==> flow/design.v <==
module EntryBox(Ai, Bi, Pi, Gi);
  input Ai, Bi;
  output Pi, Gi;
  wire Pi, Gi;
  xor(Pi, Ai, Bi);
  and(Gi, Ai, Bi);
endmodule
module GenerateBox(Pi, Gi, Gki, G);
  input Pi, Gi, Gki;
  output G;
  wire G;
  wire w1, w2;
  and(w1, Pi, Gki);
  or(G, w1, Gi);
endmodule
module PropagateBox(Pi, Gi, Pki, Gki, P, G);
  input Pi, Gi, Pki, Gki;
  output P, G;
  wire P, G;
  and(P, Pi, Pki);  
  GenerateBox gbox(.Pi(Pi), .Gi(Gi), .Gki(Gki), .G(G));
endmodule
module SumBlock(Pi, Gki, Si);
  input Pi, Gki;
  output Si;
  wire Si;
  xor(Si, Pi, Gki);
endmodule
`timescale 1ns / 1ns
module KoggeStoneAdder8bit(A, B, Ci, S, Co);
  input Ci;
  input [7:0] A, B;
  output [7:0] S;
  output Co;
  wire [7:0] S;
  wire Co;
  wire P00, P01, P02, P03, P04, P05, P06, P07;
  wire G00, G01, G02, G03, G04, G05, G06, G07;
  wire P11, P12, P13, P14, P15, P16, P17;
  wire G10, G11, G12, G13, G14, G15, G16, G17;
  wire P23, P24, P25, P26, P27;
  wire G21, G22, G23, G24, G25, G26, G27;
  wire P37;
  wire G33, G34, G35, G36;
  EntryBox E0(.Ai(A[0]), .Bi(B[0]), .Pi(P00), .Gi(G00));
  EntryBox E1(.Ai(A[1]), .Bi(B[1]), .Pi(P01), .Gi(G01));
  EntryBox E2(.Ai(A[2]), .Bi(B[2]), .Pi(P02), .Gi(G02));
  EntryBox E3(.Ai(A[3]), .Bi(B[3]), .Pi(P03), .Gi(G03));
  EntryBox E4(.Ai(A[4]), .Bi(B[4]), .Pi(P04), .Gi(G04));
  EntryBox E5(.Ai(A[5]), .Bi(B[5]), .Pi(P05), .Gi(G05));
  EntryBox E6(.Ai(A[6]), .Bi(B[6]), .Pi(P06), .Gi(G06));
  EntryBox E7(.Ai(A[7]), .Bi(B[7]), .Pi(P07), .Gi(G07));
  GenerateBox  GB10 (.Pi(P00), .Gi(G00), .Gki(Ci),  .G(G10));
  PropagateBox PB11 (.Pi(P01), .Gi(G01), .Pki(P00), .Gki(G00), .P(P11), .G(G11));
  PropagateBox PB12 (.Pi(P02), .Gi(G02), .Pki(P01), .Gki(G01), .P(P12), .G(G12));
  PropagateBox PB13 (.Pi(P03), .Gi(G03), .Pki(P02), .Gki(G02), .P(P13), .G(G13));
  PropagateBox PB14 (.Pi(P04), .Gi(G04), .Pki(P03), .Gki(G03), .P(P14), .G(G14));
  PropagateBox PB15 (.Pi(P05), .Gi(G05), .Pki(P04), .Gki(G04), .P(P15), .G(G15));
  PropagateBox PB16 (.Pi(P06), .Gi(G06), .Pki(P05), .Gki(G05), .P(P16), .G(G16));
  PropagateBox PB17 (.Pi(P07), .Gi(G07), .Pki(P06), .Gki(G06), .P(P17), .G(G17));
  GenerateBox  GB21 (.Pi(P11), .Gi(G11), .Gki(Ci),  .G(G21));
  GenerateBox  GB22 (.Pi(P12), .Gi(G12), .Gki(G10), .G(G22));
  PropagateBox PB23 (.Pi(P13), .Gi(G13), .Pki(P11), .Gki(G11), .P(P23), .G(G23));
  PropagateBox PB24 (.Pi(P14), .Gi(G14), .Pki(P12), .Gki(G12), .P(P24), .G(G24));
  PropagateBox PB25 (.Pi(P15), .Gi(G15), .Pki(P13), .Gki(G13), .P(P25), .G(G25));
  PropagateBox PB26 (.Pi(P16), .Gi(G16), .Pki(P14), .Gki(G14), .P(P26), .G(G26));
  PropagateBox PB27 (.Pi(P17), .Gi(G17), .Pki(P15), .Gki(G15), .P(P27), .G(G27));
  GenerateBox  GB33 (.Pi(P23), .Gi(G23), .Gki(Ci),  .G(G33));
  GenerateBox  GB34 (.Pi(P24), .Gi(G24), .Gki(G10), .G(G34));
  GenerateBox  GB35 (.Pi(P25), .Gi(G25), .Gki(G21), .G(G35));
  GenerateBox  GB36 (.Pi(P26), .Gi(G26), .Gki(G22), .G(G36));
  PropagateBox PB37 (.Pi(P27), .Gi(G27), .Pki(P23), .Gki(G23), .P(P37), .G(G37));
  GenerateBox  GB47 (.Pi(P37), .Gi(G37), .Gki(Ci), .G(Co)); 
  SumBlock S0(.Pi(P00), .Gki(Ci),  .Si(S[0]));
  SumBlock S1(.Pi(P01), .Gki(G10), .Si(S[1]));
  SumBlock S2(.Pi(P02), .Gki(G21), .Si(S[2]));
  SumBlock S3(.Pi(P03), .Gki(G22), .Si(S[3]));
  SumBlock S4(.Pi(P04), .Gki(G33), .Si(S[4]));
  SumBlock S5(.Pi(P05), .Gki(G34), .Si(S[5]));
  SumBlock S6(.Pi(P06), .Gki(G35), .Si(S[6]));
  SumBlock S7(.Pi(P07), .Gki(G36), .Si(S[7]));
endmodule
`timescale 1ns / 1ns
module KSA_24bit(Ci, A, B, S, Co);
	input Ci;						 
	input [23:0] A, B;			 
	output wire [23:0] S;		 
	output wire Co;				 
	wire W1, W2;
	KoggeStoneAdder8bit KSA0(.A(A[7:0]),   .B(B[7:0]),   .Ci(Ci), .S(S[7:0]),   .Co(W1));
	KoggeStoneAdder8bit KSA1(.A(A[15:8]),  .B(B[15:8]),  .Ci(W1), .S(S[15:8]),  .Co(W2));
	KoggeStoneAdder8bit KSA2(.A(A[23:16]), .B(B[23:16]), .Ci(W2), .S(S[23:16]), .Co(Co));
endmodule
`timescale 1ns / 1ns
module KSA_48bit(Ci, A, B, S, Co);
	input Ci;						 
	input [47:0] A, B;			 
	output wire [47:0] S;		 
	output wire Co;				 
	wire W1, W2, W3, W4, W5;
	KoggeStoneAdder8bit KSA0(.A(A[7:0]),   .B(B[7:0]),   .Ci(Ci), .S(S[7:0]),   .Co(W1));
	KoggeStoneAdder8bit KSA1(.A(A[15:8]),  .B(B[15:8]),  .Ci(W1), .S(S[15:8]),  .Co(W2));
	KoggeStoneAdder8bit KSA2(.A(A[23:16]), .B(B[23:16]), .Ci(W2), .S(S[23:16]), .Co(W3));
	KoggeStoneAdder8bit KSA3(.A(A[31:24]), .B(B[31:24]), .Ci(W3), .S(S[31:24]), .Co(W4));
	KoggeStoneAdder8bit KSA4(.A(A[39:32]), .B(B[39:32]), .Ci(W4), .S(S[39:32]), .Co(W5));
	KoggeStoneAdder8bit KSA5(.A(A[47:40]), .B(B[47:40]), .Ci(W5), .S(S[47:40]), .Co(Co));
endmodule
module Mux(sel,in0,in1,out);
input wire sel;
input wire [23:0] in0,in1;
output wire [23:0] out;
assign out=(sel)? in1:in0;
endmodule
`timescale 1ns / 1ps
module FSA_24bit_u(Multiplicand, Multiplier, Result);
	input wire [23:0] Multiplicand;
	input wire [23:0] Multiplier;
	output wire [47:0] Result;
	wire [47:0] W0,	 W1,  W2,  W3,  W4,  W5,  W6,  W7,  W8,  W9,  W10, W11;
	wire [47:0] W12, W13, W14, W15, W16, W17, W18, W19, W20, W21;
	wire [23:0] WAND0,	WAND1,	WAND2,	WAND3,	WAND4,	WAND5,	WAND6,	WAND7; 
	wire [23:0] WAND8,	WAND9,	WAND10, WAND11, WAND12, WAND13, WAND14, WAND15; 
	wire [23:0] WAND16, WAND17, WAND18, WAND19, WAND20, WAND21, WAND22, WAND23;
	and(WAND0[0], Multiplicand[0], Multiplier[0]);
	and(WAND0[1], Multiplicand[1], Multiplier[0]);
	and(WAND0[2], Multiplicand[2], Multiplier[0]);
	and(WAND0[3], Multiplicand[3], Multiplier[0]);
	and(WAND0[4], Multiplicand[4], Multiplier[0]);
	and(WAND0[5], Multiplicand[5], Multiplier[0]);
	and(WAND0[6], Multiplicand[6], Multiplier[0]);
	and(WAND0[7], Multiplicand[7], Multiplier[0]);
	and(WAND0[8], Multiplicand[8], Multiplier[0]);
	and(WAND0[9], Multiplicand[9], Multiplier[0]);
	and(WAND0[10], Multiplicand[10], Multiplier[0]);
	and(WAND0[11], Multiplicand[11], Multiplier[0]);
	and(WAND0[12], Multiplicand[12], Multiplier[0]);
	and(WAND0[13], Multiplicand[13], Multiplier[0]);
	and(WAND0[14], Multiplicand[14], Multiplier[0]);
	and(WAND0[15], Multiplicand[15], Multiplier[0]);
	and(WAND0[16], Multiplicand[16], Multiplier[0]);
	and(WAND0[17], Multiplicand[17], Multiplier[0]);
	and(WAND0[18], Multiplicand[18], Multiplier[0]);
	and(WAND0[19], Multiplicand[19], Multiplier[0]);
	and(WAND0[20], Multiplicand[20], Multiplier[0]);
	and(WAND0[21], Multiplicand[21], Multiplier[0]);
	and(WAND0[22], Multiplicand[22], Multiplier[0]);
	and(WAND0[23], Multiplicand[23], Multiplier[0]);
	and(WAND1[0], Multiplicand[0], Multiplier[1]);
	and(WAND1[1], Multiplicand[1], Multiplier[1]);
	and(WAND1[2], Multiplicand[2], Multiplier[1]);
	and(WAND1[3], Multiplicand[3], Multiplier[1]);
	and(WAND1[4], Multiplicand[4], Multiplier[1]);
	and(WAND1[5], Multiplicand[5], Multiplier[1]);
	and(WAND1[6], Multiplicand[6], Multiplier[1]);
	and(WAND1[7], Multiplicand[7], Multiplier[1]);
	and(WAND1[8], Multiplicand[8], Multiplier[1]);
	and(WAND1[9], Multiplicand[9], Multiplier[1]);
	and(WAND1[10], Multiplicand[10], Multiplier[1]);
	and(WAND1[11], Multiplicand[11], Multiplier[1]);
	and(WAND1[12], Multiplicand[12], Multiplier[1]);
	and(WAND1[13], Multiplicand[13], Multiplier[1]);
	and(WAND1[14], Multiplicand[14], Multiplier[1]);
	and(WAND1[15], Multiplicand[15], Multiplier[1]);
	and(WAND1[16], Multiplicand[16], Multiplier[1]);
	and(WAND1[17], Multiplicand[17], Multiplier[1]);
	and(WAND1[18], Multiplicand[18], Multiplier[1]);
	and(WAND1[19], Multiplicand[19], Multiplier[1]);
	and(WAND1[20], Multiplicand[20], Multiplier[1]);
	and(WAND1[21], Multiplicand[21], Multiplier[1]);
	and(WAND1[22], Multiplicand[22], Multiplier[1]);
	and(WAND1[23], Multiplicand[23], Multiplier[1]);
	and(WAND2[0], Multiplicand[0], Multiplier[2]);
	and(WAND2[1], Multiplicand[1], Multiplier[2]);
	and(WAND2[2], Multiplicand[2], Multiplier[2]);
	and(WAND2[3], Multiplicand[3], Multiplier[2]);
	and(WAND2[4], Multiplicand[4], Multiplier[2]);
	and(WAND2[5], Multiplicand[5], Multiplier[2]);
	and(WAND2[6], Multiplicand[6], Multiplier[2]);
	and(WAND2[7], Multiplicand[7], Multiplier[2]);
	and(WAND2[8], Multiplicand[8], Multiplier[2]);
	and(WAND2[9], Multiplicand[9], Multiplier[2]);
	and(WAND2[10], Multiplicand[10], Multiplier[2]);
	and(WAND2[11], Multiplicand[11], Multiplier[2]);
	and(WAND2[12], Multiplicand[12], Multiplier[2]);
	and(WAND2[13], Multiplicand[13], Multiplier[2]);
	and(WAND2[14], Multiplicand[14], Multiplier[2]);
	and(WAND2[15], Multiplicand[15], Multiplier[2]);
	and(WAND2[16], Multiplicand[16], Multiplier[2]);
	and(WAND2[17], Multiplicand[17], Multiplier[2]);
	and(WAND2[18], Multiplicand[18], Multiplier[2]);
	and(WAND2[19], Multiplicand[19], Multiplier[2]);
	and(WAND2[20], Multiplicand[20], Multiplier[2]);
	and(WAND2[21], Multiplicand[21], Multiplier[2]);
	and(WAND2[22], Multiplicand[22], Multiplier[2]);
	and(WAND2[23], Multiplicand[23], Multiplier[2]);
	and(WAND3[0], Multiplicand[0], Multiplier[3]);
	and(WAND3[1], Multiplicand[1], Multiplier[3]);
	and(WAND3[2], Multiplicand[2], Multiplier[3]);
	and(WAND3[3], Multiplicand[3], Multiplier[3]);
	and(WAND3[4], Multiplicand[4], Multiplier[3]);
	and(WAND3[5], Multiplicand[5], Multiplier[3]);
	and(WAND3[6], Multiplicand[6], Multiplier[3]);
	and(WAND3[7], Multiplicand[7], Multiplier[3]);
	and(WAND3[8], Multiplicand[8], Multiplier[3]);
	and(WAND3[9], Multiplicand[9], Multiplier[3]);
	and(WAND3[10], Multiplicand[10], Multiplier[3]);
	and(WAND3[11], Multiplicand[11], Multiplier[3]);
	and(WAND3[12], Multiplicand[12], Multiplier[3]);
	and(WAND3[13], Multiplicand[13], Multiplier[3]);
	and(WAND3[14], Multiplicand[14], Multiplier[3]);
	and(WAND3[15], Multiplicand[15], Multiplier[3]);
	and(WAND3[16], Multiplicand[16], Multiplier[3]);
	and(WAND3[17], Multiplicand[17], Multiplier[3]);
	and(WAND3[18], Multiplicand[18], Multiplier[3]);
	and(WAND3[19], Multiplicand[19], Multiplier[3]);
	and(WAND3[20], Multiplicand[20], Multiplier[3]);
	and(WAND3[21], Multiplicand[21], Multiplier[3]);
	and(WAND3[22], Multiplicand[22], Multiplier[3]);
	and(WAND3[23], Multiplicand[23], Multiplier[3]);
	and(WAND4[0], Multiplicand[0], Multiplier[4]);
	and(WAND4[1], Multiplicand[1], Multiplier[4]);
	and(WAND4[2], Multiplicand[2], Multiplier[4]);
	and(WAND4[3], Multiplicand[3], Multiplier[4]);
	and(WAND4[4], Multiplicand[4], Multiplier[4]);
	and(WAND4[5], Multiplicand[5], Multiplier[4]);
	and(WAND4[6], Multiplicand[6], Multiplier[4]);
	and(WAND4[7], Multiplicand[7], Multiplier[4]);
	and(WAND4[8], Multiplicand[8], Multiplier[4]);
	and(WAND4[9], Multiplicand[9], Multiplier[4]);
	and(WAND4[10], Multiplicand[10], Multiplier[4]);
	and(WAND4[11], Multiplicand[11], Multiplier[4]);
	and(WAND4[12], Multiplicand[12], Multiplier[4]);
	and(WAND4[13], Multiplicand[13], Multiplier[4]);
	and(WAND4[14], Multiplicand[14], Multiplier[4]);
	and(WAND4[15], Multiplicand[15], Multiplier[4]);
	and(WAND4[16], Multiplicand[16], Multiplier[4]);
	and(WAND4[17], Multiplicand[17], Multiplier[4]);
	and(WAND4[18], Multiplicand[18], Multiplier[4]);
	and(WAND4[19], Multiplicand[19], Multiplier[4]);
	and(WAND4[20], Multiplicand[20], Multiplier[4]);
	and(WAND4[21], Multiplicand[21], Multiplier[4]);
	and(WAND4[22], Multiplicand[22], Multiplier[4]);
	and(WAND4[23], Multiplicand[23], Multiplier[4]);
	and(WAND5[0], Multiplicand[0], Multiplier[5]);
	and(WAND5[1], Multiplicand[1], Multiplier[5]);
	and(WAND5[2], Multiplicand[2], Multiplier[5]);
	and(WAND5[3], Multiplicand[3], Multiplier[5]);
	and(WAND5[4], Multiplicand[4], Multiplier[5]);
	and(WAND5[5], Multiplicand[5], Multiplier[5]);
	and(WAND5[6], Multiplicand[6], Multiplier[5]);
	and(WAND5[7], Multiplicand[7], Multiplier[5]);
	and(WAND5[8], Multiplicand[8], Multiplier[5]);
	and(WAND5[9], Multiplicand[9], Multiplier[5]);
	and(WAND5[10], Multiplicand[10], Multiplier[5]);
	and(WAND5[11], Multiplicand[11], Multiplier[5]);
	and(WAND5[12], Multiplicand[12], Multiplier[5]);
	and(WAND5[13], Multiplicand[13], Multiplier[5]);
	and(WAND5[14], Multiplicand[14], Multiplier[5]);
	and(WAND5[15], Multiplicand[15], Multiplier[5]);
	and(WAND5[16], Multiplicand[16], Multiplier[5]);
	and(WAND5[17], Multiplicand[17], Multiplier[5]);
	and(WAND5[18], Multiplicand[18], Multiplier[5]);
	and(WAND5[19], Multiplicand[19], Multiplier[5]);
	and(WAND5[20], Multiplicand[20], Multiplier[5]);
	and(WAND5[21], Multiplicand[21], Multiplier[5]);
	and(WAND5[22], Multiplicand[22], Multiplier[5]);
	and(WAND5[23], Multiplicand[23], Multiplier[5]);
	and(WAND6[0], Multiplicand[0], Multiplier[6]);
	and(WAND6[1], Multiplicand[1], Multiplier[6]);
	and(WAND6[2], Multiplicand[2], Multiplier[6]);
	and(WAND6[3], Multiplicand[3], Multiplier[6]);
	and(WAND6[4], Multiplicand[4], Multiplier[6]);
	and(WAND6[5], Multiplicand[5], Multiplier[6]);
	and(WAND6[6], Multiplicand[6], Multiplier[6]);
	and(WAND6[7], Multiplicand[7], Multiplier[6]);
	and(WAND6[8], Multiplicand[8], Multiplier[6]);
	and(WAND6[9], Multiplicand[9], Multiplier[6]);
	and(WAND6[10], Multiplicand[10], Multiplier[6]);
	and(WAND6[11], Multiplicand[11], Multiplier[6]);
	and(WAND6[12], Multiplicand[12], Multiplier[6]);
	and(WAND6[13], Multiplicand[13], Multiplier[6]);
	and(WAND6[14], Multiplicand[14], Multiplier[6]);
	and(WAND6[15], Multiplicand[15], Multiplier[6]);
	and(WAND6[16], Multiplicand[16], Multiplier[6]);
	and(WAND6[17], Multiplicand[17], Multiplier[6]);
	and(WAND6[18], Multiplicand[18], Multiplier[6]);
	and(WAND6[19], Multiplicand[19], Multiplier[6]);
	and(WAND6[20], Multiplicand[20], Multiplier[6]);
	and(WAND6[21], Multiplicand[21], Multiplier[6]);
	and(WAND6[22], Multiplicand[22], Multiplier[6]);
	and(WAND6[23], Multiplicand[23], Multiplier[6]);
	and(WAND7[0], Multiplicand[0], Multiplier[7]);
	and(WAND7[1], Multiplicand[1], Multiplier[7]);
	and(WAND7[2], Multiplicand[2], Multiplier[7]);
	and(WAND7[3], Multiplicand[3], Multiplier[7]);
	and(WAND7[4], Multiplicand[4], Multiplier[7]);
	and(WAND7[5], Multiplicand[5], Multiplier[7]);
	and(WAND7[6], Multiplicand[6], Multiplier[7]);
	and(WAND7[7], Multiplicand[7], Multiplier[7]);
	and(WAND7[8], Multiplicand[8], Multiplier[7]);
	and(WAND7[9], Multiplicand[9], Multiplier[7]);
	and(WAND7[10], Multiplicand[10], Multiplier[7]);
	and(WAND7[11], Multiplicand[11], Multiplier[7]);
	and(WAND7[12], Multiplicand[12], Multiplier[7]);
	and(WAND7[13], Multiplicand[13], Multiplier[7]);
	and(WAND7[14], Multiplicand[14], Multiplier[7]);
	and(WAND7[15], Multiplicand[15], Multiplier[7]);
	and(WAND7[16], Multiplicand[16], Multiplier[7]);
	and(WAND7[17], Multiplicand[17], Multiplier[7]);
	and(WAND7[18], Multiplicand[18], Multiplier[7]);
	and(WAND7[19], Multiplicand[19], Multiplier[7]);
	and(WAND7[20], Multiplicand[20], Multiplier[7]);
	and(WAND7[21], Multiplicand[21], Multiplier[7]);
	and(WAND7[22], Multiplicand[22], Multiplier[7]);
	and(WAND7[23], Multiplicand[23], Multiplier[7]);
	and(WAND8[0], Multiplicand[0], Multiplier[8]);
	and(WAND8[1], Multiplicand[1], Multiplier[8]);
	and(WAND8[2], Multiplicand[2], Multiplier[8]);
	and(WAND8[3], Multiplicand[3], Multiplier[8]);
	and(WAND8[4], Multiplicand[4], Multiplier[8]);
	and(WAND8[5], Multiplicand[5], Multiplier[8]);
	and(WAND8[6], Multiplicand[6], Multiplier[8]);
	and(WAND8[7], Multiplicand[7], Multiplier[8]);
	and(WAND8[8], Multiplicand[8], Multiplier[8]);
	and(WAND8[9], Multiplicand[9], Multiplier[8]);
	and(WAND8[10], Multiplicand[10], Multiplier[8]);
	and(WAND8[11], Multiplicand[11], Multiplier[8]);
	and(WAND8[12], Multiplicand[12], Multiplier[8]);
	and(WAND8[13], Multiplicand[13], Multiplier[8]);
	and(WAND8[14], Multiplicand[14], Multiplier[8]);
	and(WAND8[15], Multiplicand[15], Multiplier[8]);
	and(WAND8[16], Multiplicand[16], Multiplier[8]);
	and(WAND8[17], Multiplicand[17], Multiplier[8]);
	and(WAND8[18], Multiplicand[18], Multiplier[8]);
	and(WAND8[19], Multiplicand[19], Multiplier[8]);
	and(WAND8[20], Multiplicand[20], Multiplier[8]);
	and(WAND8[21], Multiplicand[21], Multiplier[8]);
	and(WAND8[22], Multiplicand[22], Multiplier[8]);
	and(WAND8[23], Multiplicand[23], Multiplier[8]);
	and(WAND9[0], Multiplicand[0], Multiplier[9]);
	and(WAND9[1], Multiplicand[1], Multiplier[9]);
	and(WAND9[2], Multiplicand[2], Multiplier[9]);
	and(WAND9[3], Multiplicand[3], Multiplier[9]);
	and(WAND9[4], Multiplicand[4], Multiplier[9]);
	and(WAND9[5], Multiplicand[5], Multiplier[9]);
	and(WAND9[6], Multiplicand[6], Multiplier[9]);
	and(WAND9[7], Multiplicand[7], Multiplier[9]);
	and(WAND9[8], Multiplicand[8], Multiplier[9]);
	and(WAND9[9], Multiplicand[9], Multiplier[9]);
	and(WAND9[10], Multiplicand[10], Multiplier[9]);
	and(WAND9[11], Multiplicand[11], Multiplier[9]);
	and(WAND9[12], Multiplicand[12], Multiplier[9]);
	and(WAND9[13], Multiplicand[13], Multiplier[9]);
	and(WAND9[14], Multiplicand[14], Multiplier[9]);
	and(WAND9[15], Multiplicand[15], Multiplier[9]);
	and(WAND9[16], Multiplicand[16], Multiplier[9]);
	and(WAND9[17], Multiplicand[17], Multiplier[9]);
	and(WAND9[18], Multiplicand[18], Multiplier[9]);
	and(WAND9[19], Multiplicand[19], Multiplier[9]);
	and(WAND9[20], Multiplicand[20], Multiplier[9]);
	and(WAND9[21], Multiplicand[21], Multiplier[9]);
	and(WAND9[22], Multiplicand[22], Multiplier[9]);
	and(WAND9[23], Multiplicand[23], Multiplier[9]);
	and(WAND10[0], Multiplicand[0], Multiplier[10]);
	and(WAND10[1], Multiplicand[1], Multiplier[10]);
	and(WAND10[2], Multiplicand[2], Multiplier[10]);
	and(WAND10[3], Multiplicand[3], Multiplier[10]);
	and(WAND10[4], Multiplicand[4], Multiplier[10]);
	and(WAND10[5], Multiplicand[5], Multiplier[10]);
	and(WAND10[6], Multiplicand[6], Multiplier[10]);
	and(WAND10[7], Multiplicand[7], Multiplier[10]);
	and(WAND10[8], Multiplicand[8], Multiplier[10]);
	and(WAND10[9], Multiplicand[9], Multiplier[10]);
	and(WAND10[10], Multiplicand[10], Multiplier[10]);
	and(WAND10[11], Multiplicand[11], Multiplier[10]);
	and(WAND10[12], Multiplicand[12], Multiplier[10]);
	and(WAND10[13], Multiplicand[13], Multiplier[10]);
	and(WAND10[14], Multiplicand[14], Multiplier[10]);
	and(WAND10[15], Multiplicand[15], Multiplier[10]);
	and(WAND10[16], Multiplicand[16], Multiplier[10]);
	and(WAND10[17], Multiplicand[17], Multiplier[10]);
	and(WAND10[18], Multiplicand[18], Multiplier[10]);
	and(WAND10[19], Multiplicand[19], Multiplier[10]);
	and(WAND10[20], Multiplicand[20], Multiplier[10]);
	and(WAND10[21], Multiplicand[21], Multiplier[10]);
	and(WAND10[22], Multiplicand[22], Multiplier[10]);
	and(WAND10[23], Multiplicand[23], Multiplier[10]);
	and(WAND11[0], Multiplicand[0], Multiplier[11]);
	and(WAND11[1], Multiplicand[1], Multiplier[11]);
	and(WAND11[2], Multiplicand[2], Multiplier[11]);
	and(WAND11[3], Multiplicand[3], Multiplier[11]);
	and(WAND11[4], Multiplicand[4], Multiplier[11]);
	and(WAND11[5], Multiplicand[5], Multiplier[11]);
	and(WAND11[6], Multiplicand[6], Multiplier[11]);
	and(WAND11[7], Multiplicand[7], Multiplier[11]);
	and(WAND11[8], Multiplicand[8], Multiplier[11]);
	and(WAND11[9], Multiplicand[9], Multiplier[11]);
	and(WAND11[10], Multiplicand[10], Multiplier[11]);
	and(WAND11[11], Multiplicand[11], Multiplier[11]);
	and(WAND11[12], Multiplicand[12], Multiplier[11]);
	and(WAND11[13], Multiplicand[13], Multiplier[11]);
	and(WAND11[14], Multiplicand[14], Multiplier[11]);
	and(WAND11[15], Multiplicand[15], Multiplier[11]);
	and(WAND11[16], Multiplicand[16], Multiplier[11]);
	and(WAND11[17], Multiplicand[17], Multiplier[11]);
	and(WAND11[18], Multiplicand[18], Multiplier[11]);
	and(WAND11[19], Multiplicand[19], Multiplier[11]);
	and(WAND11[20], Multiplicand[20], Multiplier[11]);
	and(WAND11[21], Multiplicand[21], Multiplier[11]);
	and(WAND11[22], Multiplicand[22], Multiplier[11]);
	and(WAND11[23], Multiplicand[23], Multiplier[11]);
	and(WAND12[0], Multiplicand[0], Multiplier[12]);
	and(WAND12[1], Multiplicand[1], Multiplier[12]);
	and(WAND12[2], Multiplicand[2], Multiplier[12]);
	and(WAND12[3], Multiplicand[3], Multiplier[12]);
	and(WAND12[4], Multiplicand[4], Multiplier[12]);
	and(WAND12[5], Multiplicand[5], Multiplier[12]);
	and(WAND12[6], Multiplicand[6], Multiplier[12]);
	and(WAND12[7], Multiplicand[7], Multiplier[12]);
	and(WAND12[8], Multiplicand[8], Multiplier[12]);
	and(WAND12[9], Multiplicand[9], Multiplier[12]);
	and(WAND12[10], Multiplicand[10], Multiplier[12]);
	and(WAND12[11], Multiplicand[11], Multiplier[12]);
	and(WAND12[12], Multiplicand[12], Multiplier[12]);
	and(WAND12[13], Multiplicand[13], Multiplier[12]);
	and(WAND12[14], Multiplicand[14], Multiplier[12]);
	and(WAND12[15], Multiplicand[15], Multiplier[12]);
	and(WAND12[16], Multiplicand[16], Multiplier[12]);
	and(WAND12[17], Multiplicand[17], Multiplier[12]);
	and(WAND12[18], Multiplicand[18], Multiplier[12]);
	and(WAND12[19], Multiplicand[19], Multiplier[12]);
	and(WAND12[20], Multiplicand[20], Multiplier[12]);
	and(WAND12[21], Multiplicand[21], Multiplier[12]);
	and(WAND12[22], Multiplicand[22], Multiplier[12]);
	and(WAND12[23], Multiplicand[23], Multiplier[12]);
	and(WAND13[0], Multiplicand[0], Multiplier[13]);
	and(WAND13[1], Multiplicand[1], Multiplier[13]);
	and(WAND13[2], Multiplicand[2], Multiplier[13]);
	and(WAND13[3], Multiplicand[3], Multiplier[13]);
	and(WAND13[4], Multiplicand[4], Multiplier[13]);
	and(WAND13[5], Multiplicand[5], Multiplier[13]);
	and(WAND13[6], Multiplicand[6], Multiplier[13]);
	and(WAND13[7], Multiplicand[7], Multiplier[13]);
	and(WAND13[8], Multiplicand[8], Multiplier[13]);
	and(WAND13[9], Multiplicand[9], Multiplier[13]);
	and(WAND13[10], Multiplicand[10], Multiplier[13]);
	and(WAND13[11], Multiplicand[11], Multiplier[13]);
	and(WAND13[12], Multiplicand[12], Multiplier[13]);
	and(WAND13[13], Multiplicand[13], Multiplier[13]);
	and(WAND13[14], Multiplicand[14], Multiplier[13]);
	and(WAND13[15], Multiplicand[15], Multiplier[13]);
	and(WAND13[16], Multiplicand[16], Multiplier[13]);
	and(WAND13[17], Multiplicand[17], Multiplier[13]);
	and(WAND13[18], Multiplicand[18], Multiplier[13]);
	and(WAND13[19], Multiplicand[19], Multiplier[13]);
	and(WAND13[20], Multiplicand[20], Multiplier[13]);
	and(WAND13[21], Multiplicand[21], Multiplier[13]);
	and(WAND13[22], Multiplicand[22], Multiplier[13]);
	and(WAND13[23], Multiplicand[23], Multiplier[13]);
	and(WAND14[0], Multiplicand[0], Multiplier[14]);
	and(WAND14[1], Multiplicand[1], Multiplier[14]);
	and(WAND14[2], Multiplicand[2], Multiplier[14]);
	and(WAND14[3], Multiplicand[3], Multiplier[14]);
	and(WAND14[4], Multiplicand[4], Multiplier[14]);
	and(WAND14[5], Multiplicand[5], Multiplier[14]);
	and(WAND14[6], Multiplicand[6], Multiplier[14]);
	and(WAND14[7], Multiplicand[7], Multiplier[14]);
	and(WAND14[8], Multiplicand[8], Multiplier[14]);
	and(WAND14[9], Multiplicand[9], Multiplier[14]);
	and(WAND14[10], Multiplicand[10], Multiplier[14]);
	and(WAND14[11], Multiplicand[11], Multiplier[14]);
	and(WAND14[12], Multiplicand[12], Multiplier[14]);
	and(WAND14[13], Multiplicand[13], Multiplier[14]);
	and(WAND14[14], Multiplicand[14], Multiplier[14]);
	and(WAND14[15], Multiplicand[15], Multiplier[14]);
	and(WAND14[16], Multiplicand[16], Multiplier[14]);
	and(WAND14[17], Multiplicand[17], Multiplier[14]);
	and(WAND14[18], Multiplicand[18], Multiplier[14]);
	and(WAND14[19], Multiplicand[19], Multiplier[14]);
	and(WAND14[20], Multiplicand[20], Multiplier[14]);
	and(WAND14[21], Multiplicand[21], Multiplier[14]);
	and(WAND14[22], Multiplicand[22], Multiplier[14]);
	and(WAND14[23], Multiplicand[23], Multiplier[14]);
	and(WAND15[0], Multiplicand[0], Multiplier[15]);
	and(WAND15[1], Multiplicand[1], Multiplier[15]);
	and(WAND15[2], Multiplicand[2], Multiplier[15]);
	and(WAND15[3], Multiplicand[3], Multiplier[15]);
	and(WAND15[4], Multiplicand[4], Multiplier[15]);
	and(WAND15[5], Multiplicand[5], Multiplier[15]);
	and(WAND15[6], Multiplicand[6], Multiplier[15]);
	and(WAND15[7], Multiplicand[7], Multiplier[15]);
	and(WAND15[8], Multiplicand[8], Multiplier[15]);
	and(WAND15[9], Multiplicand[9], Multiplier[15]);
	and(WAND15[10], Multiplicand[10], Multiplier[15]);
	and(WAND15[11], Multiplicand[11], Multiplier[15]);
	and(WAND15[12], Multiplicand[12], Multiplier[15]);
	and(WAND15[13], Multiplicand[13], Multiplier[15]);
	and(WAND15[14], Multiplicand[14], Multiplier[15]);
	and(WAND15[15], Multiplicand[15], Multiplier[15]);
	and(WAND15[16], Multiplicand[16], Multiplier[15]);
	and(WAND15[17], Multiplicand[17], Multiplier[15]);
	and(WAND15[18], Multiplicand[18], Multiplier[15]);
	and(WAND15[19], Multiplicand[19], Multiplier[15]);
	and(WAND15[20], Multiplicand[20], Multiplier[15]);
	and(WAND15[21], Multiplicand[21], Multiplier[15]);
	and(WAND15[22], Multiplicand[22], Multiplier[15]);
	and(WAND15[23], Multiplicand[23], Multiplier[15]);
	and(WAND16[0], Multiplicand[0], Multiplier[16]);
	and(WAND16[1], Multiplicand[1], Multiplier[16]);
	and(WAND16[2], Multiplicand[2], Multiplier[16]);
	and(WAND16[3], Multiplicand[3], Multiplier[16]);
	and(WAND16[4], Multiplicand[4], Multiplier[16]);
	and(WAND16[5], Multiplicand[5], Multiplier[16]);
	and(WAND16[6], Multiplicand[6], Multiplier[16]);
	and(WAND16[7], Multiplicand[7], Multiplier[16]);
	and(WAND16[8], Multiplicand[8], Multiplier[16]);
	and(WAND16[9], Multiplicand[9], Multiplier[16]);
	and(WAND16[10], Multiplicand[10], Multiplier[16]);
	and(WAND16[11], Multiplicand[11], Multiplier[16]);
	and(WAND16[12], Multiplicand[12], Multiplier[16]);
	and(WAND16[13], Multiplicand[13], Multiplier[16]);
	and(WAND16[14], Multiplicand[14], Multiplier[16]);
	and(WAND16[15], Multiplicand[15], Multiplier[16]);
	and(WAND16[16], Multiplicand[16], Multiplier[16]);
	and(WAND16[17], Multiplicand[17], Multiplier[16]);
	and(WAND16[18], Multiplicand[18], Multiplier[16]);
	and(WAND16[19], Multiplicand[19], Multiplier[16]);
	and(WAND16[20], Multiplicand[20], Multiplier[16]);
	and(WAND16[21], Multiplicand[21], Multiplier[16]);
	and(WAND16[22], Multiplicand[22], Multiplier[16]);
	and(WAND16[23], Multiplicand[23], Multiplier[16]);
	and(WAND17[0], Multiplicand[0], Multiplier[17]);
	and(WAND17[1], Multiplicand[1], Multiplier[17]);
	and(WAND17[2], Multiplicand[2], Multiplier[17]);
	and(WAND17[3], Multiplicand[3], Multiplier[17]);
	and(WAND17[4], Multiplicand[4], Multiplier[17]);
	and(WAND17[5], Multiplicand[5], Multiplier[17]);
	and(WAND17[6], Multiplicand[6], Multiplier[17]);
	and(WAND17[7], Multiplicand[7], Multiplier[17]);
	and(WAND17[8], Multiplicand[8], Multiplier[17]);
	and(WAND17[9], Multiplicand[9], Multiplier[17]);
	and(WAND17[10], Multiplicand[10], Multiplier[17]);
	and(WAND17[11], Multiplicand[11], Multiplier[17]);
	and(WAND17[12], Multiplicand[12], Multiplier[17]);
	and(WAND17[13], Multiplicand[13], Multiplier[17]);
	and(WAND17[14], Multiplicand[14], Multiplier[17]);
	and(WAND17[15], Multiplicand[15], Multiplier[17]);
	and(WAND17[16], Multiplicand[16], Multiplier[17]);
	and(WAND17[17], Multiplicand[17], Multiplier[17]);
	and(WAND17[18], Multiplicand[18], Multiplier[17]);
	and(WAND17[19], Multiplicand[19], Multiplier[17]);
	and(WAND17[20], Multiplicand[20], Multiplier[17]);
	and(WAND17[21], Multiplicand[21], Multiplier[17]);
	and(WAND17[22], Multiplicand[22], Multiplier[17]);
	and(WAND17[23], Multiplicand[23], Multiplier[17]);
	and(WAND18[0], Multiplicand[0], Multiplier[18]);
	and(WAND18[1], Multiplicand[1], Multiplier[18]);
	and(WAND18[2], Multiplicand[2], Multiplier[18]);
	and(WAND18[3], Multiplicand[3], Multiplier[18]);
	and(WAND18[4], Multiplicand[4], Multiplier[18]);
	and(WAND18[5], Multiplicand[5], Multiplier[18]);
	and(WAND18[6], Multiplicand[6], Multiplier[18]);
	and(WAND18[7], Multiplicand[7], Multiplier[18]);
	and(WAND18[8], Multiplicand[8], Multiplier[18]);
	and(WAND18[9], Multiplicand[9], Multiplier[18]);
	and(WAND18[10], Multiplicand[10], Multiplier[18]);
	and(WAND18[11], Multiplicand[11], Multiplier[18]);
	and(WAND18[12], Multiplicand[12], Multiplier[18]);
	and(WAND18[13], Multiplicand[13], Multiplier[18]);
	and(WAND18[14], Multiplicand[14], Multiplier[18]);
	and(WAND18[15], Multiplicand[15], Multiplier[18]);
	and(WAND18[16], Multiplicand[16], Multiplier[18]);
	and(WAND18[17], Multiplicand[17], Multiplier[18]);
	and(WAND18[18], Multiplicand[18], Multiplier[18]);
	and(WAND18[19], Multiplicand[19], Multiplier[18]);
	and(WAND18[20], Multiplicand[20], Multiplier[18]);
	and(WAND18[21], Multiplicand[21], Multiplier[18]);
	and(WAND18[22], Multiplicand[22], Multiplier[18]);
	and(WAND18[23], Multiplicand[23], Multiplier[18]);
	and(WAND19[0], Multiplicand[0], Multiplier[19]);
	and(WAND19[1], Multiplicand[1], Multiplier[19]);
	and(WAND19[2], Multiplicand[2], Multiplier[19]);
	and(WAND19[3], Multiplicand[3], Multiplier[19]);
	and(WAND19[4], Multiplicand[4], Multiplier[19]);
	and(WAND19[5], Multiplicand[5], Multiplier[19]);
	and(WAND19[6], Multiplicand[6], Multiplier[19]);
	and(WAND19[7], Multiplicand[7], Multiplier[19]);
	and(WAND19[8], Multiplicand[8], Multiplier[19]);
	and(WAND19[9], Multiplicand[9], Multiplier[19]);
	and(WAND19[10], Multiplicand[10], Multiplier[19]);
	and(WAND19[11], Multiplicand[11], Multiplier[19]);
	and(WAND19[12], Multiplicand[12], Multiplier[19]);
	and(WAND19[13], Multiplicand[13], Multiplier[19]);
	and(WAND19[14], Multiplicand[14], Multiplier[19]);
	and(WAND19[15], Multiplicand[15], Multiplier[19]);
	and(WAND19[16], Multiplicand[16], Multiplier[19]);
	and(WAND19[17], Multiplicand[17], Multiplier[19]);
	and(WAND19[18], Multiplicand[18], Multiplier[19]);
	and(WAND19[19], Multiplicand[19], Multiplier[19]);
	and(WAND19[20], Multiplicand[20], Multiplier[19]);
	and(WAND19[21], Multiplicand[21], Multiplier[19]);
	and(WAND19[22], Multiplicand[22], Multiplier[19]);
	and(WAND19[23], Multiplicand[23], Multiplier[19]);
	and(WAND20[0], Multiplicand[0], Multiplier[20]);
	and(WAND20[1], Multiplicand[1], Multiplier[20]);
	and(WAND20[2], Multiplicand[2], Multiplier[20]);
	and(WAND20[3], Multiplicand[3], Multiplier[20]);
	and(WAND20[4], Multiplicand[4], Multiplier[20]);
	and(WAND20[5], Multiplicand[5], Multiplier[20]);
	and(WAND20[6], Multiplicand[6], Multiplier[20]);
	and(WAND20[7], Multiplicand[7], Multiplier[20]);
	and(WAND20[8], Multiplicand[8], Multiplier[20]);
	and(WAND20[9], Multiplicand[9], Multiplier[20]);
	and(WAND20[10], Multiplicand[10], Multiplier[20]);
	and(WAND20[11], Multiplicand[11], Multiplier[20]);
	and(WAND20[12], Multiplicand[12], Multiplier[20]);
	and(WAND20[13], Multiplicand[13], Multiplier[20]);
	and(WAND20[14], Multiplicand[14], Multiplier[20]);
	and(WAND20[15], Multiplicand[15], Multiplier[20]);
	and(WAND20[16], Multiplicand[16], Multiplier[20]);
	and(WAND20[17], Multiplicand[17], Multiplier[20]);
	and(WAND20[18], Multiplicand[18], Multiplier[20]);
	and(WAND20[19], Multiplicand[19], Multiplier[20]);
	and(WAND20[20], Multiplicand[20], Multiplier[20]);
	and(WAND20[21], Multiplicand[21], Multiplier[20]);
	and(WAND20[22], Multiplicand[22], Multiplier[20]);
	and(WAND20[23], Multiplicand[23], Multiplier[20]);
	and(WAND21[0], Multiplicand[0], Multiplier[21]);
	and(WAND21[1], Multiplicand[1], Multiplier[21]);
	and(WAND21[2], Multiplicand[2], Multiplier[21]);
	and(WAND21[3], Multiplicand[3], Multiplier[21]);
	and(WAND21[4], Multiplicand[4], Multiplier[21]);
	and(WAND21[5], Multiplicand[5], Multiplier[21]);
	and(WAND21[6], Multiplicand[6], Multiplier[21]);
	and(WAND21[7], Multiplicand[7], Multiplier[21]);
	and(WAND21[8], Multiplicand[8], Multiplier[21]);
	and(WAND21[9], Multiplicand[9], Multiplier[21]);
	and(WAND21[10], Multiplicand[10], Multiplier[21]);
	and(WAND21[11], Multiplicand[11], Multiplier[21]);
	and(WAND21[12], Multiplicand[12], Multiplier[21]);
	and(WAND21[13], Multiplicand[13], Multiplier[21]);
	and(WAND21[14], Multiplicand[14], Multiplier[21]);
	and(WAND21[15], Multiplicand[15], Multiplier[21]);
	and(WAND21[16], Multiplicand[16], Multiplier[21]);
	and(WAND21[17], Multiplicand[17], Multiplier[21]);
	and(WAND21[18], Multiplicand[18], Multiplier[21]);
	and(WAND21[19], Multiplicand[19], Multiplier[21]);
	and(WAND21[20], Multiplicand[20], Multiplier[21]);
	and(WAND21[21], Multiplicand[21], Multiplier[21]);
	and(WAND21[22], Multiplicand[22], Multiplier[21]);
	and(WAND21[23], Multiplicand[23], Multiplier[21]);
	and(WAND22[0], Multiplicand[0], Multiplier[22]);
	and(WAND22[1], Multiplicand[1], Multiplier[22]);
	and(WAND22[2], Multiplicand[2], Multiplier[22]);
	and(WAND22[3], Multiplicand[3], Multiplier[22]);
	and(WAND22[4], Multiplicand[4], Multiplier[22]);
	and(WAND22[5], Multiplicand[5], Multiplier[22]);
	and(WAND22[6], Multiplicand[6], Multiplier[22]);
	and(WAND22[7], Multiplicand[7], Multiplier[22]);
	and(WAND22[8], Multiplicand[8], Multiplier[22]);
	and(WAND22[9], Multiplicand[9], Multiplier[22]);
	and(WAND22[10], Multiplicand[10], Multiplier[22]);
	and(WAND22[11], Multiplicand[11], Multiplier[22]);
	and(WAND22[12], Multiplicand[12], Multiplier[22]);
	and(WAND22[13], Multiplicand[13], Multiplier[22]);
	and(WAND22[14], Multiplicand[14], Multiplier[22]);
	and(WAND22[15], Multiplicand[15], Multiplier[22]);
	and(WAND22[16], Multiplicand[16], Multiplier[22]);
	and(WAND22[17], Multiplicand[17], Multiplier[22]);
	and(WAND22[18], Multiplicand[18], Multiplier[22]);
	and(WAND22[19], Multiplicand[19], Multiplier[22]);
	and(WAND22[20], Multiplicand[20], Multiplier[22]);
	and(WAND22[21], Multiplicand[21], Multiplier[22]);
	and(WAND22[22], Multiplicand[22], Multiplier[22]);
	and(WAND22[23], Multiplicand[23], Multiplier[22]);
	and(WAND23[0], Multiplicand[0], Multiplier[23]);
	and(WAND23[1], Multiplicand[1], Multiplier[23]);
	and(WAND23[2], Multiplicand[2], Multiplier[23]);
	and(WAND23[3], Multiplicand[3], Multiplier[23]);
	and(WAND23[4], Multiplicand[4], Multiplier[23]);
	and(WAND23[5], Multiplicand[5], Multiplier[23]);
	and(WAND23[6], Multiplicand[6], Multiplier[23]);
	and(WAND23[7], Multiplicand[7], Multiplier[23]);
	and(WAND23[8], Multiplicand[8], Multiplier[23]);
	and(WAND23[9], Multiplicand[9], Multiplier[23]);
	and(WAND23[10], Multiplicand[10], Multiplier[23]);
	and(WAND23[11], Multiplicand[11], Multiplier[23]);
	and(WAND23[12], Multiplicand[12], Multiplier[23]);
	and(WAND23[13], Multiplicand[13], Multiplier[23]);
	and(WAND23[14], Multiplicand[14], Multiplier[23]);
	and(WAND23[15], Multiplicand[15], Multiplier[23]);
	and(WAND23[16], Multiplicand[16], Multiplier[23]);
	and(WAND23[17], Multiplicand[17], Multiplier[23]);
	and(WAND23[18], Multiplicand[18], Multiplier[23]);
	and(WAND23[19], Multiplicand[19], Multiplier[23]);
	and(WAND23[20], Multiplicand[20], Multiplier[23]);
	and(WAND23[21], Multiplicand[21], Multiplier[23]);
	and(WAND23[22], Multiplicand[22], Multiplier[23]);
	and(WAND23[23], Multiplicand[23], Multiplier[23]);
	KSA_48bit KSA0  (.Ci(1'b0), .A({24'b0, WAND0}),         .B({23'b0, WAND1, 1'b0}),   .S(W0),  .Co());
	KSA_48bit KSA1  (.Ci(1'b0), .A({22'b0, WAND2, 2'b0}),   .B({21'b0, WAND3, 3'b0}),   .S(W1),  .Co());
	KSA_48bit KSA2  (.Ci(1'b0), .A({20'b0, WAND4, 4'b0}),   .B({19'b0, WAND5, 5'b0}),   .S(W2),  .Co());
	KSA_48bit KSA3  (.Ci(1'b0), .A({18'b0, WAND6, 6'b0}),   .B({17'b0, WAND7, 7'b0}),   .S(W3),  .Co());
	KSA_48bit KSA4  (.Ci(1'b0), .A({16'b0, WAND8, 8'b0}),   .B({15'b0, WAND9, 9'b0}),   .S(W4),  .Co());
	KSA_48bit KSA5  (.Ci(1'b0), .A({14'b0, WAND10, 10'b0}), .B({13'b0, WAND11, 11'b0}), .S(W5),  .Co());
	KSA_48bit KSA6  (.Ci(1'b0), .A({12'b0, WAND12, 12'b0}), .B({11'b0, WAND13, 13'b0}), .S(W6),  .Co());
	KSA_48bit KSA7  (.Ci(1'b0), .A({10'b0, WAND14, 14'b0}), .B({9'b0, WAND15, 15'b0}),  .S(W7),  .Co());
	KSA_48bit KSA8  (.Ci(1'b0), .A({8'b0, WAND16, 16'b0}),  .B({7'b0, WAND17, 17'b0}),  .S(W8),  .Co());
	KSA_48bit KSA9  (.Ci(1'b0), .A({6'b0, WAND18, 18'b0}),  .B({5'b0, WAND19, 19'b0}),  .S(W9),  .Co());
	KSA_48bit KSA10 (.Ci(1'b0), .A({4'b0, WAND20, 20'b0}),  .B({3'b0, WAND21, 21'b0}),  .S(W10), .Co());
	KSA_48bit KSA11 (.Ci(1'b0), .A({2'b0, WAND22, 22'b0}),  .B({1'b0, WAND23, 23'b0}),  .S(W11), .Co());
	KSA_48bit KSA12 (.Ci(1'b0), .A(W0),    .B(W1),    .S(W12),   .Co());
	KSA_48bit KSA13 (.Ci(1'b0), .A(W2),    .B(W3),    .S(W13),   .Co());
	KSA_48bit KSA14 (.Ci(1'b0), .A(W4),    .B(W5),    .S(W14),   .Co());
	KSA_48bit KSA15 (.Ci(1'b0), .A(W6),    .B(W7),    .S(W15),   .Co());
	KSA_48bit KSA16 (.Ci(1'b0), .A(W8),    .B(W9),    .S(W16),   .Co());
	KSA_48bit KSA17 (.Ci(1'b0), .A(W10),   .B(W11),   .S(W17),   .Co());
	KSA_48bit KSA18 (.Ci(1'b0), .A(W12),   .B(W13),   .S(W18),   .Co());
	KSA_48bit KSA19 (.Ci(1'b0), .A(W14),   .B(W15),   .S(W19),   .Co());
	KSA_48bit KSA20 (.Ci(1'b0), .A(W16),   .B(W17),   .S(W20),   .Co());
	KSA_48bit KSA21 (.Ci(1'b0), .A(W18),   .B(W19),   .S(W21),   .Co());
	KSA_48bit KSA22 (.Ci(1'b0), .A(W20),   .B(W21),   .S(Result),   .Co());
endmodule
`timescale 1ns / 1ps
module FloatMultiplier_rounding(Multiplicand, Multiplier, Result);
	input wire [31:0] Multiplicand;
	input wire [31:0] Multiplier;
	output wire [31:0] Result;
	wire [47:0] Wmult;
	wire [23:0] Wmux, Wround;
	wire [7:0] WE1;
	FSA_24bit_u Mult( .Multiplicand({1'b1,Multiplicand[22:0]}), .Multiplier({1'b1,Multiplier[22:0]}), .Result(Wmult));
	Mux m2to1( .sel(Wmult[47]), .in0(Wmult[45:22]), .in1(Wmult[46:23]), .out(Wmux));
	KSA_24bit addr( .Ci(Wmux[0]), .A({1'b0,Wmux[23:1]}), .B(24'b0), .S(Wround), .Co());
	assign Result[22:0] = Wround[22:0];
	KoggeStoneAdder8bit Add1( .A(Multiplicand[30:23]), .B(8'b10000001), .Ci(Wmult[47]), .S(WE1), .Co());
	KoggeStoneAdder8bit Add2( .A(WE1), .B(Multiplier[30:23]), .Ci(Wround[23]), .S(Result[30:23]), .Co());
	xor x1(Result[31],Multiplicand[31],Multiplier[31]);
endmodule
module Circle_Area_Calculator(clk, rst, radius, area);
  input wire clk, rst;
  input wire [31:0] radius;
  output reg [31:0] area;
  wire [31:0] Square_radius, Result;
  parameter Pi = 32'b01000000010010010000111111010000;
  FloatMultiplier_rounding FM0(.Multiplicand(radius), .Multiplier(radius), .Result(Square_radius));
  FloatMultiplier_rounding FM1(.Multiplicand(Square_radius), .Multiplier(Pi), .Result(Result));
  always @(posedge clk) begin
	if(rst) begin
		area[31:0] <= 1'b0;
	end else begin
		area[31:0] <= Result[31:0];
	end
  end
endmodule
# From RTL to reports: Circle_Area_Calculator
# What the tools print for Circle_Area_Calculator, step after step.
# Lines are those of the file above, counted from 1.
# Cell names lack the library's common part.
inputs:
  design: "Circle_Area_Calculator"
  clock_port: "clk"
  library: "sky130hd"
  pvt_corner: "tt_025C_1v80"

# Elaborated design
# Counts by Yosys on the flattened word-level netlist (proc, flatten, opt, wreduce; memories kept). Register bits leave out memories and registers merged into their read ports (data or address); mux counts leave out enables and synchronous resets folded into registers. Print and check cells are left out. Cells with the same type and inputs are merged into one.
bits:
  regBits: 31
  mem_count: 0
  mem_bits_ro: 0
  clocked_rd_ports_x_width: 0
  in_bits: 34
  ramBits: 0
  latch_bits: 0
  out_inout_bits: 32
  elab_cells: 7077
classes:
  n_logic: 7074
  multipliers: 0
  div: 0
  add_sub_neg: 0
  n_mux: 2
  reduce_logical: 0
  n_cmp: 0
  eq_ne: 0
  shifts: 0
ops:
  columns: ["cell", "count"]
  rows:
  - ["1-bit bitwise AND", 3896]
  - ["1-bit bitwise OR", 1718]
  - ["1-bit bitwise XOR", 1447]
  - ["24-bit two-way mux", 2]
  - ["1-bit NOT", 13]

# Longest topological paths
# Depth = most cells in a row (Yosys ltp): at word level without a register or memory, in the mapped netlist without a sequential cell, where the memories' decode and read muxes count.
logic_depth:
  word_depth: 131
  ABC_AREA: 0
  depth_mapped: 141
  ltp_nobuf: 135

# Netlist
# The flow's flattened synthesis, as Yosys stat reports it; memories are mapped. The netlist is that of the ABC_AREA named above (0 if unset); the other value can give another one.
mapped:
  seq_area_um2: 620.6
  buf_cells: 96
  cells: 4297
  area_um2: 32252.2
  flip_flops: 31
by_type:
  columns: ["type", "count", "type_area_um2"]
  rows:
  - ["ha_1", 630, 7882.56]
  - ["xnor2_1", 416, 3.64E+03]
  - ["fa_1", 104, 2.08E+03]
  - ["a21oi_1", 406, 2.03E+03]
  - ["xor2_1", 181, 1585.27]
  - ["a21o_1", 185, 1.39E+03]
  - ["inv_1", 339, 1272.47]
  - ["and2_1", 198, 1.24E+03]
  - ["nor2_1", 310, 1.16E+03]
  - ["o21ai_0", 224, 1.12E+03]
  - ["o21a_1", 117, 878.342]
  - ["o21bai_1", 110, 825.792]
  - ["nor2b_1", 124, 775.744]
  - ["nand2_1", 179, 671.894]
  - ["dfxtp_1", 31, 620.595]
  - ["nand2b_1", 98, 613.088]
  - ["nor3_1", 93, 465.446]
  - ["clkbuf_1", 79, 296.534]
# Other cell types: 88; their cells: 473.
# The figures by module come from a second, unflattened synthesis with its own total; it is not the netlist above.
unflattened:
  hier_cells: 15775
  hier_area_um2: 127594.9
# Each row is one instance without its submodules.
by_module:
  columns: ["mod", "area_um2", "cells", "mod_seq_area_um2", "instances"]
  rows:
  - ["GenerateBox", 7.5, 1, 0.0, 6006]
  - ["EntryBox", 12.5, 1, 0.0, 2288]
  - ["PropagateBox", 6.3, 1, 0.0, 3718]
  - ["SumBlock", 8.8, 1, 0.0, 2288]
  - ["FSA_24bit_u", 4441.8, 673, 0.0, 2]
  - ["Circle_Area_Calculator", 870.8, 69, 640.6, 1]
  - ["Mux", 396.6, 27, 0.0, 2]
  - ["FloatMultiplier_rounding", 16.3, 3, 0.0, 2]
  - ["KSA_24bit", 0.0, 0, 0.0, 2]
  - ["KSA_48bit", 0.0, 0, 0.0, 46]
  - ["KoggeStoneAdder8bit", 0.0, 0, 0.0, 286]

# Timing after synthesis
# Path of least setup slack by OpenSTA after synthesis, without wires, with an ideal clock, recovery checks aside; 20% of the period is set as input and as output delay. Where synthesis merged equal registers, the netlist keeps one of their names.
synth_timing:
  path_type: "input port to flip-flop"
  from: "input radius[2]"
  to: "register area[30]"
  launch_ns: 6.000
  path_delay_ns: 23.580
  required_ns: 29.872
  clock_period_ns: 30.0
  in_delay_ns: 6.000
  setup_time_ns: 0.128
  path_buffers: 8
  path_stages: 134
  t_arrival_ns: 29.452
  path_slack_ns: 0.421
  period_less_setup_slack_ns: 29.579
# "path_delay_ns" = arrival - input delay + setup time.
# "path_stages": output pins that drive a net of the path, with the launching flip-flop's if there is one; two outputs of one cell count as two.
# "period_less_setup_slack_ns" = period - worst setup slack (recovery checks aside). The figure is calculated, with input and output delays left at 20% of the set period.
# The rows between start and end are the longest chain of elaborated cells between them; the timing report does not say that the signal goes this way. Where chains are equally long, one stands for them.
# A line is the first line of the expression or statement that the cell stems from. Yosys adds cells for indexed reads and writes and turns some case tables into memories.
synth_via:
  path_cell_list: "clkbuf_1 clkbuf_1 and2_1 ha_1 a31o_2 a21oi_1 maj3_1 o21a_1 o21bai_1 a21oi_1 fa_1 inv_1 ha_1 o21a_1 o21a_1 o21a_1 o21ai_0 a21boi_0 [98 not listed] nand3_1 o21ai_0 o211ai_4 nand2_1 clkbuf_1 clkbuf_1 a21oi_1 ha_1 nor2b_1 nand2_1 a211oi_2 and3_1 ha_1 nand2_1 or3_1 nor4_1 xnor2_1 nor2_1"
  elab_chain_cells: 131
  cone_cells: 5023
  classes_between: "mux: 2; logic: 5021"
synth_lines:
  columns: ["element", "line_no", "text"]
  rows:
  - ["start: declaration", 742, "input wire [31:0] radius;"]
  - ["1-bit bitwise AND", 150, "and(WAND1[2], Multiplicand[2], Multiplier[1]);"]
  - ["1-bit bitwise XOR", 5, "xor(Pi, Ai, Bi);"]
  - ["1-bit bitwise AND", 20, "and(P, Pi, Pki);"]
  - ["1-bit bitwise AND", 13, "and(w1, Pi, Gki);"]
  - ["1-bit bitwise OR", 14, "or(G, w1, Gi);"]
  - ["1-bit bitwise AND", 13, null]
  - ["1-bit bitwise OR", 14, null]
  - ["[105 not listed]", null, null]
  - ["1-bit bitwise OR x2", 14, null]
  - ["1-bit bitwise AND x3", 13, null]
  - ["1-bit bitwise XOR", 27, "xor(Si, Pi, Gki);"]
  - ["24-bit two-way mux", 112, "assign out=(sel)? in1:in0;"]
  - ["1-bit bitwise AND x3", 20, null]
  - ["1-bit bitwise AND x8", 13, null]
  - ["1-bit bitwise XOR", 27, null]
  - ["end: assignment", 750, "area[31:0] <= 1'b0;"]
  - ["end: assignment", 752, "area[31:0] <= Result[31:0];"]
  - ["end: declaration", 743, "output reg [31:0] area;"]

# Timing after layout
# Path of least setup slack in the final report of flow run 2 (OpenROAD, finished layout, wires in). Where an end is a register, its clock arrival counts in the times.
layout_timing:
  path_type: "input port to flip-flop"
  from: "input radius[0]"
  to: "register area[15]"
  path_stages: 133
  launch_ns: 6.48
  path_buffers: 15
  setup_time_ns: 0.12
  clock_period_ns: 32.4
  in_delay_ns: 6.48
  t_arrival_ns: 29.18
  required_ns: 32.55
  path_slack_ns: 3.37
# The rows between start and end are the longest chain of elaborated cells between them; the timing report does not say that the signal goes this way. Where chains are equally long, one stands for them.
layout_via:
  path_cell_list: "buf_8 clkbuf_16 clkbuf_16 and2_4 ha_4 a31o_4 a21oi_4 maj3_2 o21a_1 o21bai_1 a21oi_2 fa_1 buf_4 buf_4 fa_1 nor2b_1 o21ai_0 nand2b_1 [97 not listed] nand3_4 o21ai_4 o211ai_4 nand2_2 buf_8 clkbuf_16 buf_4 buf_6 buf_6 buf_6 buf_8 a21oi_4 ha_4 nand3_2 or4_1 nand3_1 a22oi_1 a311oi_1"
  elab_chain_cells: 127
  cone_cells: 4695
  classes_between: "mux: 2; logic: 4693"
layout_lines:
  columns: ["element", "line_no", "text"]
  rows:
  - ["start: declaration", 742, "input wire [31:0] radius;"]
  - ["1-bit bitwise AND", 127, "and(WAND0[3], Multiplicand[3], Multiplier[0]);"]
  - ["1-bit bitwise XOR", 5, "xor(Pi, Ai, Bi);"]
  - ["1-bit bitwise AND", 20, "and(P, Pi, Pki);"]
  - ["1-bit bitwise AND", 13, "and(w1, Pi, Gki);"]
  - ["1-bit bitwise OR", 14, "or(G, w1, Gi);"]
  - ["1-bit bitwise AND", 13, null]
  - ["1-bit bitwise OR", 14, null]
  - ["[105 not listed]", null, null]
  - ["1-bit bitwise OR x2", 14, null]
  - ["1-bit bitwise AND x3", 13, null]
  - ["1-bit bitwise XOR", 27, "xor(Si, Pi, Gki);"]
  - ["24-bit two-way mux", 112, "assign out=(sel)? in1:in0;"]
  - ["1-bit bitwise AND x3", 20, null]
  - ["1-bit bitwise AND x4", 13, null]
  - ["1-bit bitwise XOR", 27, null]
  - ["end: assignment", 750, "area[31:0] <= 1'b0;"]
  - ["end: assignment", 752, "area[31:0] <= Result[31:0];"]
  - ["end: declaration", 743, "output reg [31:0] area;"]

# Stored flow runs of Circle_Area_Calculator (6 of them; Yosys, OpenROAD, sky130hd). They differ in their settings and are not a sequence. Constraints: input delay and output delay 20% of the set period each, output load 0.01 pF.
# By "achieved_period_ns" is meant the clock period of the run minus its worst setup slack. This is arithmetic on one report: input and output delays are still those of the set period (20% each).
runs:
  - name: "flow run 1"
    settings:
      CELL_PAD_IN_SITES_DETAIL_PLACEMENT: 2
      HOLD_SLACK_MARGIN: 0.14
      period_ns: 30.0
      CAP_MARGIN: 20
      CORE_MARGIN: 2
      CORE_UTILIZATION: 40
      SLEW_MARGIN: 20
    outcome: "no final report: routing broke off with GRT-0232"
  - name: "flow run 2"
    settings:
      ABC_AREA: 0
      CORE_UTILIZATION: 51
      CTS_CLUSTER_DIAMETER: 280
      GPL_TIMING_DRIVEN: 0
      MAX_ROUTING_LAYER: "met4"
      SETUP_SLACK_MARGIN: 5.0
      SLEW_MARGIN: 15
      period_ns: 32.4
      CAP_MARGIN: 20
      CORE_MARGIN: 2
    results:
      timing.setup.ws_ns: 3.370
      finalUtil_pct: 58.8
      fin_tns_ns: 0.000
      achieved_period_ns: 29.030
      synthesis_area_um2: 32252.2
      design.die.area_um2: 65267.5
  - name: "flow run 3"
    settings:
      ABC_AREA: 1
      CAP_MARGIN: 35
      CELL_PAD_IN_SITES_GLOBAL_PLACEMENT: 0
      CORE_ASPECT_RATIO: 0.95
      CORE_MARGIN: 5
      CORE_UTILIZATION: 17
      CTS_CLUSTER_DIAMETER: 337
      MAX_ROUTING_LAYER: "met4"
      PLACE_DENSITY_LB_ADDON: 0.29
      SETUP_SLACK_MARGIN: 5.0
      SLEW_MARGIN: 0
      TNS_END_PERCENT: 40
      period_ns: 28.1
    results:
      achieved_period_ns: 25.191
      synthesis_area_um2: 32427.4
      fin_tns_ns: 0.000
      timing.setup.ws_ns: 2.909
      design.die.area_um2: 199587.0
      finalUtil_pct: 21.6
  - name: "flow run 4"
    settings:
      CELL_PAD_IN_SITES_DETAIL_PLACEMENT: 2
      CORE_ASPECT_RATIO: 1.71
      CTS_CLUSTER_SIZE: 94
      GPL_TIMING_DRIVEN: 0
      MAX_ROUTING_LAYER: "met4"
      MIN_ROUTING_LAYER: "met2"
      SETUP_SLACK_MARGIN: 2.1
      period_ns: 18.3
      CAP_MARGIN: 20
      CORE_MARGIN: 2
      CORE_UTILIZATION: 40
      SLEW_MARGIN: 20
    outcome: "no final report: routing broke off with GRT-0116"
  - name: "flow run 5"
    settings:
      CELL_PAD_IN_SITES_DETAIL_PLACEMENT: 0
      CORE_ASPECT_RATIO: 1.71
      CTS_CLUSTER_SIZE: 94
      GPL_TIMING_DRIVEN: 1
      MAX_ROUTING_LAYER: "met4"
      MIN_ROUTING_LAYER: "met2"
      SETUP_SLACK_MARGIN: 2.1
      SLEW_MARGIN: 35
      period_ns: 18.3
      CAP_MARGIN: 20
      CORE_MARGIN: 2
      CORE_UTILIZATION: 40
    results:
      timing.setup.ws_ns: -7.172
      finalUtil_pct: 61.1
      achieved_period_ns: 25.472
      design.die.area_um2: 83000.1
      fin_tns_ns: -199.659
      synthesis_area_um2: 32252.2
  - name: "flow run 6"
    settings:
      period_ns: 23.3
      CAP_MARGIN: 20
      CORE_MARGIN: 2
      CORE_UTILIZATION: 40
      SLEW_MARGIN: 20
    results:
      achieved_period_ns: 26.396
      design.die.area_um2: 82918.1
      fin_tns_ns: -74.878
      timing.setup.ws_ns: -3.096
      synthesis_area_um2: 32252.2
      finalUtil_pct: 59.0
